==> flow/design.v <==
`timescale 1ns / 1ps
module compff2(ce,clk,x1,img1,x2,img2,y1,img3,y2,img4);
input ce,clk;
input signed [15:0] x1,img1,x2,img2;
output reg signed [15:0] y1,img3,y2,img4;
always @(posedge clk)
begin
y1 <= x1+x2;
img3 <= img1+ img2 ;
y2 <= x1-x2;
img4 <= img1 - img2;
end
endmodule
`timescale 1ns / 1ps
module compff4(ce,clk,xa1,imga1,xa2,imga2,xa3,imga3,xa4,imga4,yb1,imgb1,yb2,imgb2,yb3,imgb3,yb4,imgb4);
input ce,clk;
input signed[15:0] xa1,imga1,xa2,imga2,xa3,imga3,xa4,imga4;
output reg signed [15:0]yb1,imgb1,yb2,imgb2,yb3,imgb3,yb4,imgb4;
wire signed [15:0] yc1,imgc1,yc2,imgc2,yc3,imgc3,yc4,imgc4;
compff2 a0(ce,clk,xa1,imga1,xa3,imga3,yc1,imgc1,yc2,imgc2);
compff2 a1(ce,clk,xa2,imga2,xa4,imga4,yc3,imgc3,yc4,imgc4);
always @(posedge clk)
begin 
yb1 <= yc1 + yc3;
imgb1 <= imgc1 + imgc3;
yb2 <= yc2 + imgc4;
imgb2 <=  imgc2 - yc4 ;
yb3 <= yc1 - yc3;
imgb3 <= imgc1 - imgc3;
yb4 <= yc2 - imgc4;
imgb4 <= imgc2 +  yc4 ;
end
endmodule
`timescale 1ns / 1ps
module compff8(ce,clk,xg1,imgg1,xg2,imgg2,xg3,imgg3,xg4,imgg4,xg5,imgg5,xg6,imgg6,xg7,imgg7,xg8,imgg8,yh1,imgh1,yh2,imgh2,yh3,imgh3,yh4,imgh4,yh5,imgh5,yh6,imgh6,yh7,imgh7,yh8,imgh8);
input ce,clk;
input signed[15:0] xg1,imgg1,xg2,imgg2,xg3,imgg3,xg4,imgg4,xg5,imgg5,xg6,imgg6,xg7,imgg7,xg8,imgg8;
output reg signed[15:0] yh1,imgh1,yh2,imgh2,yh3,imgh3,yh4,imgh4,yh5,imgh5,yh6,imgh6,yh7,imgh7,yh8,imgh8;
wire signed [15:0] ya[7:0],imga[7:0];
compff4 b1(ce,clk,xg1,imgg1,xg3,imgg3,xg5,imgg5,xg7,imgg7,ya[0],imga[0],ya[1],imga[1],ya[2],imga[2],ya[3],imga[3]);
compff4 b2(ce,clk,xg2,imgg2,xg4,imgg4,xg6,imgg6,xg8,imgg8,ya[4],imga[4],ya[5],imga[5],ya[6],imga[6],ya[7],imga[7]);
function signed [15:0] m707;
input signed [15:0] s;
reg signed [31:0] p;
begin
p = s * 32'sd23167 + 32'sd16384;
m707 = p[30:15];
end
endfunction
always @(posedge clk)                
begin
yh1 <= ya[0] + ya[4]  ;
imgh1 <= imga[0] + imga[4] ;
yh2 <= ya[1]+ m707(ya[5] + imga[5]) ;
imgh2 <= imga[1]+ m707(imga[5] - ya[5]) ;
yh3 <= ya[2] + imga[6];
imgh3 <= imga[2] - ya[6];
yh4 <= ya[3] + m707(imga[7] - ya[7]);
imgh4 <= imga[3] - m707(ya[7] + imga[7]);
yh5 <= ya[0] - ya[4];
imgh5 <= imga[0] - imga[4];
yh6 <= ya[1] - m707(ya[5] + imga[5]);
imgh6 <= imga[1] + m707( ya[5] - imga[5]);
yh7 <= ya[2] - imga[6];
imgh7 <= imga[2] + ya[6];
yh8 <= ya[3] + m707(ya[7] - imga[7]);
imgh8 <= imga[3] + m707(ya[7] + imga[7]);
end
endmodule
## Step by step through the tools: compff8

What the tools print for compff8, step after step.
Lines are those of the file above, counted from 1.
Operators: Yosys type, input widths -> output width; for muxes data width and select width s.
Not given: n/a

| inputs | value |
|---|---|
| design top | compff8 |
| clock port | clk |
| cell library | sky130hd |
| library corner | tt_025C_1v80 |

## Word-level counts

Counts by Yosys on the flattened word-level netlist (proc, flatten, opt, wreduce). Print and check cells are left out. Cells with the same type and inputs are merged into one.

| storage and ports | value |
|---|---|
| flip-flop bits (word level) | 768 |
| input bits | 258 |
| output and inout port bits | 256 |
| cells after elaboration | 114 |

| operators by class | value |
|---|---|
| add/sub/neg operators | 60 |
| multipliers | 6 |

Operator list:

| operator | number |
|---|---|
| $mul 16x16->31 const B | 6 |
| $add 16x16->16 | 28 |
| $sub 16x16->16 | 26 |
| $add 31x16->31 const B | 6 |

## Logic depth

Depth = most cells in a row (Yosys ltp): at word level without a register or memory, in the mapped netlist without a sequential cell, where the memories' decode and read muxes count.

| logic depth | value |
|---|---|
| depth after elaboration | 4 |
| ABC_AREA | 0 |
| depth in mapped cells | 45 |
| depth with buffers taken out | 45 |

## Netlist

Yosys stat after the flow's synthesis: flattened, memories mapped to cells. It holds for the ABC_AREA given above (unset counts as 0); a run with the other value may have another netlist.
Totals and module areas in this step are rounded.

| mapped netlist | value |
|---|---|
| cells in the netlist | 9194 |
| chip area (Yosys) | 82800 um^2 |
| sequential part of the area | 14900 um^2 |
| flip-flops | 746 |
| buffer cells | 112 |

Cells by type:

| cell type | number |
|---|---|
| sky130_fd_sc_hd__ha_1 | 1529 |
| sky130_fd_sc_hd__dfxtp_1 | 746 |
| sky130_fd_sc_hd__fa_1 | 730 |
| sky130_fd_sc_hd__inv_1 | 2118 |
| sky130_fd_sc_hd__xnor2_1 | 634 |
| sky130_fd_sc_hd__a21oi_1 | 521 |
| sky130_fd_sc_hd__xor2_1 | 234 |
| sky130_fd_sc_hd__nor2_1 | 493 |
| sky130_fd_sc_hd__o21ai_0 | 293 |
| sky130_fd_sc_hd__o21bai_1 | 142 |
| sky130_fd_sc_hd__a21o_1 | 125 |
| sky130_fd_sc_hd__nor3_1 | 178 |
| sky130_fd_sc_hd__nor2b_1 | 134 |
| sky130_fd_sc_hd__nand2_1 | 180 |
| sky130_fd_sc_hd__and3_1 | 97 |
| sky130_fd_sc_hd__a2111oi_0 | 60 |
| sky130_fd_sc_hd__a211oi_1 | 63 |
| sky130_fd_sc_hd__nand3_1 | 92 |

Other cell types: 71; their cells: 825.
The figures by module come from a second, unflattened synthesis with its own total; it is not the netlist above.

| second synthesis, totals | value |
|---|---|
| cells (unflattened synthesis) | 10076 |
| area total of the unflattened synthesis | 88500 um^2 |

Each row is one instance without its submodules.

By module:

| module | times used | cells | area (um^2) | sequential area (um^2) |
|---|---|---|---|---|
| compff8 | 1 | 5998 | 53700 | 5000 |
| compff2 | 4 | 520 | 4420 | 1240 |
| compff4 | 2 | 999 | 8590 | 2480 |

## Timing after synthesis

Path of least setup slack by OpenSTA after synthesis, without wires, with an ideal clock, recovery checks aside; 20% of the period is set as input and as output delay. Where synthesis merged equal registers, the netlist keeps one of their names.

| path after synthesis | value |
|---|---|
| path type | flip-flop to flip-flop |
| start | register b2.imgb2[0] |
| end | register imgh2[15] |
| clock period | 12000 ps |
| time at the first pin | 0 ps |
| data arrival time | 9684 ps |
| data required time | 11871 ps |
| slack | 2186 ps |
| path delay | 9813 ps |
| stages on the path | 40 |
| buffers on the path | 0 |
| synthesis period reached | 9814 ps |

"path delay" is the arrival time less input delay plus setup time.
"stages on the path" counts driving pins, that of a launching flip-flop among them; a cell with two outputs on the path counts twice.
"synthesis period reached" = period - worst setup slack (recovery checks aside). The figure is calculated, with input and output delays left at 20% of the set period.
Between the ends stands the longest chain of elaborated cells between them, by number of cells; it is not shown to be the way that was timed. Of several equally long chains one is given.
Each line given opens the expression or statement behind the cell; cells for indexed reads and writes are added by Yosys, which also makes memories of some case tables.

| on the way, after synthesis | value |
|---|---|
| path through | sky130_fd_sc_hd__dfxtp_1 -> sky130_fd_sc_hd__inv_1 -> sky130_fd_sc_hd__ha_1 -> sky130_fd_sc_hd__inv_1 -> sky130_fd_sc_hd__fa_1 -> sky130_fd_sc_hd__a21o_1 -> sky130_fd_sc_hd__a21oi_1 -> sky130_fd_sc_hd__o21bai_1 -> sky130_fd_sc_hd__a31oi_1 -> sky130_fd_sc_hd__o21ai_0 -> sky130_fd_sc_hd__o41ai_2 -> sky130_fd_sc_hd__nor2_1 -> sky130_fd_sc_hd__o21ai_0 -> sky130_fd_sc_hd__nand2b_1 -> sky130_fd_sc_hd__xnor2_1 -> sky130_fd_sc_hd__fa_1 -> sky130_fd_sc_hd__fa_1 -> sky130_fd_sc_hd__inv_1 -> [... 4 more ...] -> sky130_fd_sc_hd__fa_1 -> sky130_fd_sc_hd__inv_1 -> sky130_fd_sc_hd__ha_1 -> sky130_fd_sc_hd__nand2_1 -> sky130_fd_sc_hd__or4_1 -> sky130_fd_sc_hd__nor3b_1 -> sky130_fd_sc_hd__o21ai_0 -> sky130_fd_sc_hd__a21boi_0 -> sky130_fd_sc_hd__nor2_1 -> sky130_fd_sc_hd__xnor2_1 -> sky130_fd_sc_hd__ha_1 -> sky130_fd_sc_hd__nor4_1 -> sky130_fd_sc_hd__nor4_1 -> sky130_fd_sc_hd__o21a_1 -> sky130_fd_sc_hd__o21ai_0 -> sky130_fd_sc_hd__a21boi_0 -> sky130_fd_sc_hd__a211oi_1 -> sky130_fd_sc_hd__xnor3_1 |
| cells in the longest elaborated chain | 4 |
| elaborated cells between the ends (all ways) | 4 |
| source lines of those cells | 2 |
| those cells by class | add/sub: 3; mul: 1 |

RTL lines, path after synthesis:

| item | line | source |
|---|---|---|
| start: declaration | 18 | `output reg signed [15:0]yb1,imgb1,yb2,imgb2,yb3,imgb3,yb4,imgb4;` |
| start: assignment | 27 | `imgb2 <=  imgc2 - yc4 ;` |
| $sub 16x16->16 | 55 | `imgh2 <= imga[1]+ m707(imga[5] - ya[5]) ;` |
| $mul 16x16->31 | 46 | `p = s * 32'sd23167 + 32'sd16384;` |
| $add 31x16->31 | 46 |  |
| $add 16x16->16 | 55 |  |
| end: assignment | 55 |  |
| end: declaration | 38 | `output reg signed[15:0] yh1,imgh1,yh2,imgh2,yh3,imgh3,yh4,imgh4,yh5,imgh5,yh6,imgh6,yh7,imgh7,yh8,imgh8;` |

## Worst path after layout

From the final timing report of record 1: the path of least setup slack in the routed layout; clock arrival at registers is part of the times.
The path's times are printed in steps of 10 ps; the period is the one set.

| path after layout | value |
|---|---|
| path type | flip-flop to flip-flop |
| start | register b2.imgb4[2] |
| end | register yh8[15] |
| clock period | 15300 ps |
| time at the first pin | 690 ps |
| data arrival time | 11950 ps |
| data required time | 15890 ps |
| slack | 3940 ps |
| stages on the path | 39 |
| buffers on the path | 0 |

Between the ends stands the longest chain of elaborated cells between them, by number of cells; it is not shown to be the way that was timed. Of several equally long chains one is given.

| on the way, after layout | value |
|---|---|
| path through | sky130_fd_sc_hd__dfxtp_1 -> sky130_fd_sc_hd__inv_1 -> sky130_fd_sc_hd__ha_1 -> sky130_fd_sc_hd__inv_1 -> sky130_fd_sc_hd__o21bai_1 -> sky130_fd_sc_hd__a21oi_1 -> sky130_fd_sc_hd__o21bai_1 -> sky130_fd_sc_hd__a31oi_1 -> sky130_fd_sc_hd__o311ai_2 -> sky130_fd_sc_hd__xnor2_1 -> sky130_fd_sc_hd__xnor2_1 -> sky130_fd_sc_hd__fa_1 -> sky130_fd_sc_hd__fa_1 -> sky130_fd_sc_hd__fa_1 -> sky130_fd_sc_hd__fa_1 -> sky130_fd_sc_hd__inv_1 -> sky130_fd_sc_hd__fa_1 -> sky130_fd_sc_hd__inv_1 -> [... 3 more ...] -> sky130_fd_sc_hd__o21ai_0 -> sky130_fd_sc_hd__a21boi_0 -> sky130_fd_sc_hd__o21a_1 -> sky130_fd_sc_hd__nor2_1 -> sky130_fd_sc_hd__o21bai_1 -> sky130_fd_sc_hd__a21o_1 -> sky130_fd_sc_hd__xor2_1 -> sky130_fd_sc_hd__ha_1 -> sky130_fd_sc_hd__nor3_1 -> sky130_fd_sc_hd__nor2_1 -> sky130_fd_sc_hd__o211a_1 -> sky130_fd_sc_hd__o21a_1 -> sky130_fd_sc_hd__o21a_1 -> sky130_fd_sc_hd__o41a_1 -> sky130_fd_sc_hd__a21o_1 -> sky130_fd_sc_hd__a21oi_1 -> sky130_fd_sc_hd__xnor2_1 -> sky130_fd_sc_hd__xnor2_1 |
| cells in the longest elaborated chain | 4 |
| elaborated cells between the ends (all ways) | 4 |
| source lines of those cells | 2 |
| those cells by class | add/sub: 3; mul: 1 |

RTL lines, path after layout:

| item | line | source |
|---|---|---|
| start: declaration | 18 | `output reg signed [15:0]yb1,imgb1,yb2,imgb2,yb3,imgb3,yb4,imgb4;` |
| start: assignment | 31 | `imgb4 <= imgc2 +  yc4 ;` |
| $sub 16x16->16 | 66 | `yh8 <= ya[3] + m707(ya[7] - imga[7]);` |
| $mul 16x16->31 | 46 | `p = s * 32'sd23167 + 32'sd16384;` |
| $add 31x16->31 | 46 |  |
| $add 16x16->16 | 66 |  |
| end: assignment | 66 |  |
| end: declaration | 38 | `output reg signed[15:0] yh1,imgh1,yh2,imgh2,yh3,imgh3,yh4,imgh4,yh5,imgh5,yh6,imgh6,yh7,imgh7,yh8,imgh8;` |

Memo
Re: implementation data of compff8

Record of 6 stored runs of the RTL-to-layout flow on compff8, platform sky130hd. The runs are unordered. Constraints: input delay and output delay 20% of the set period each, output load 0.01 pF.
By "reached clock period" is meant the clock period of the run minus its worst setup slack. This is arithmetic on one report: input and output delays are still those of the set period (20% each).
"time used up by the worst setup path": the worst setup path's part of the clock period (all of it between registers, 20% less for each end at a port) less its slack. A launch clock that arrives late makes it longer, a capture clock that arrives late makes it shorter.
"time used up by the worst setup path" is known to 10 ps.
The results are shown rounded.
Among the settings, n/a means not set for that run.

| run | CORE_ASPECT_RATIO | CORE_MARGIN | CORE_UTILIZATION | CTS_CLUSTER_DIAMETER | PLACE_DENSITY_LB_ADDON | period_ns | CAP_MARGIN | SLEW_MARGIN | ABC_AREA | CELL_PAD_IN_SITES_DETAIL_PLACEMENT | CELL_PAD_IN_SITES_GLOBAL_PLACEMENT | CTS_CLUSTER_SIZE | GPL_ROUTABILITY_DRIVEN | GPL_TIMING_DRIVEN | HOLD_SLACK_MARGIN | MAX_ROUTING_LAYER | PLACE_DENSITY | synthesis area (um^2) | die outline area (um^2) | standard-cell area after routing (um^2) | utilization of the finished layout (%) | smallest setup slack (ps) | post-route setup TNS (ps) | worst hold slack in the final report (ps) | reached clock period (ps) | time used up by the worst setup path (ps) | class of the worst setup path |
|---|---|---|---|---|---|---|---|---|---|---|---|---|---|---|---|---|---|---|---|---|---|---|---|---|---|---|---|
| record 1 | 0.62 | 2 | 41 | 103 | 0.01 | 15.3 | 20 | 20 | n/a | n/a | n/a | n/a | n/a | n/a | n/a | n/a | n/a | 82800 | 206000 | 94700 | 47.3 | 3940 | 0 | 620 | 11364 | 11360 | flip-flop to flip-flop |
| record 2 | 0.6 | 7 | 40 | n/a | n/a | 10.4 | 30 | 20 | 1 | 1 | 1 | 21 | 0 | 0 | -0.06 | met4 | 0.65 | 91500 | 243000 | 104000 | 45.9 | 416 | 0 | 609 | 9984 | 9980 | flip-flop to flip-flop |
| record 3 | n/a | 2 | 40 | n/a | n/a | 9.4 | 20 | 20 | n/a | n/a | n/a | n/a | n/a | n/a | n/a | n/a | n/a | 82800 | 211000 | 101000 | 49.2 | 85 | 0 | 619 | 9315 | 9310 | flip-flop to flip-flop |
| record 4 | n/a | 2 | 40 | n/a | n/a | 12.0 | 20 | 20 | n/a | 2 | 1 | n/a | n/a | n/a | n/a | n/a | n/a | 82800 | 211000 | 94800 | 46.2 | 636 | 0 | 610 | 11364 | 11360 | flip-flop to flip-flop |
| record 5 | 0.84 | 7 | 40 | n/a | n/a | 12.0 | 30 | 20 | n/a | 1 | 1 | n/a | n/a | 0 | -0.06 | met4 | 0.65 | 82800 | 220000 | 95100 | 46.4 | 511 | 0 | 625 | 11489 | 11490 | flip-flop to flip-flop |
| record 6 | n/a | 2 | 40 | n/a | n/a | 12.0 | 20 | 20 | n/a | n/a | n/a | n/a | n/a | n/a | n/a | n/a | n/a | 82800 | 211000 | 94500 | 46.1 | 985 | 0 | 636 | 11015 | 11010 | flip-flop to flip-flop |
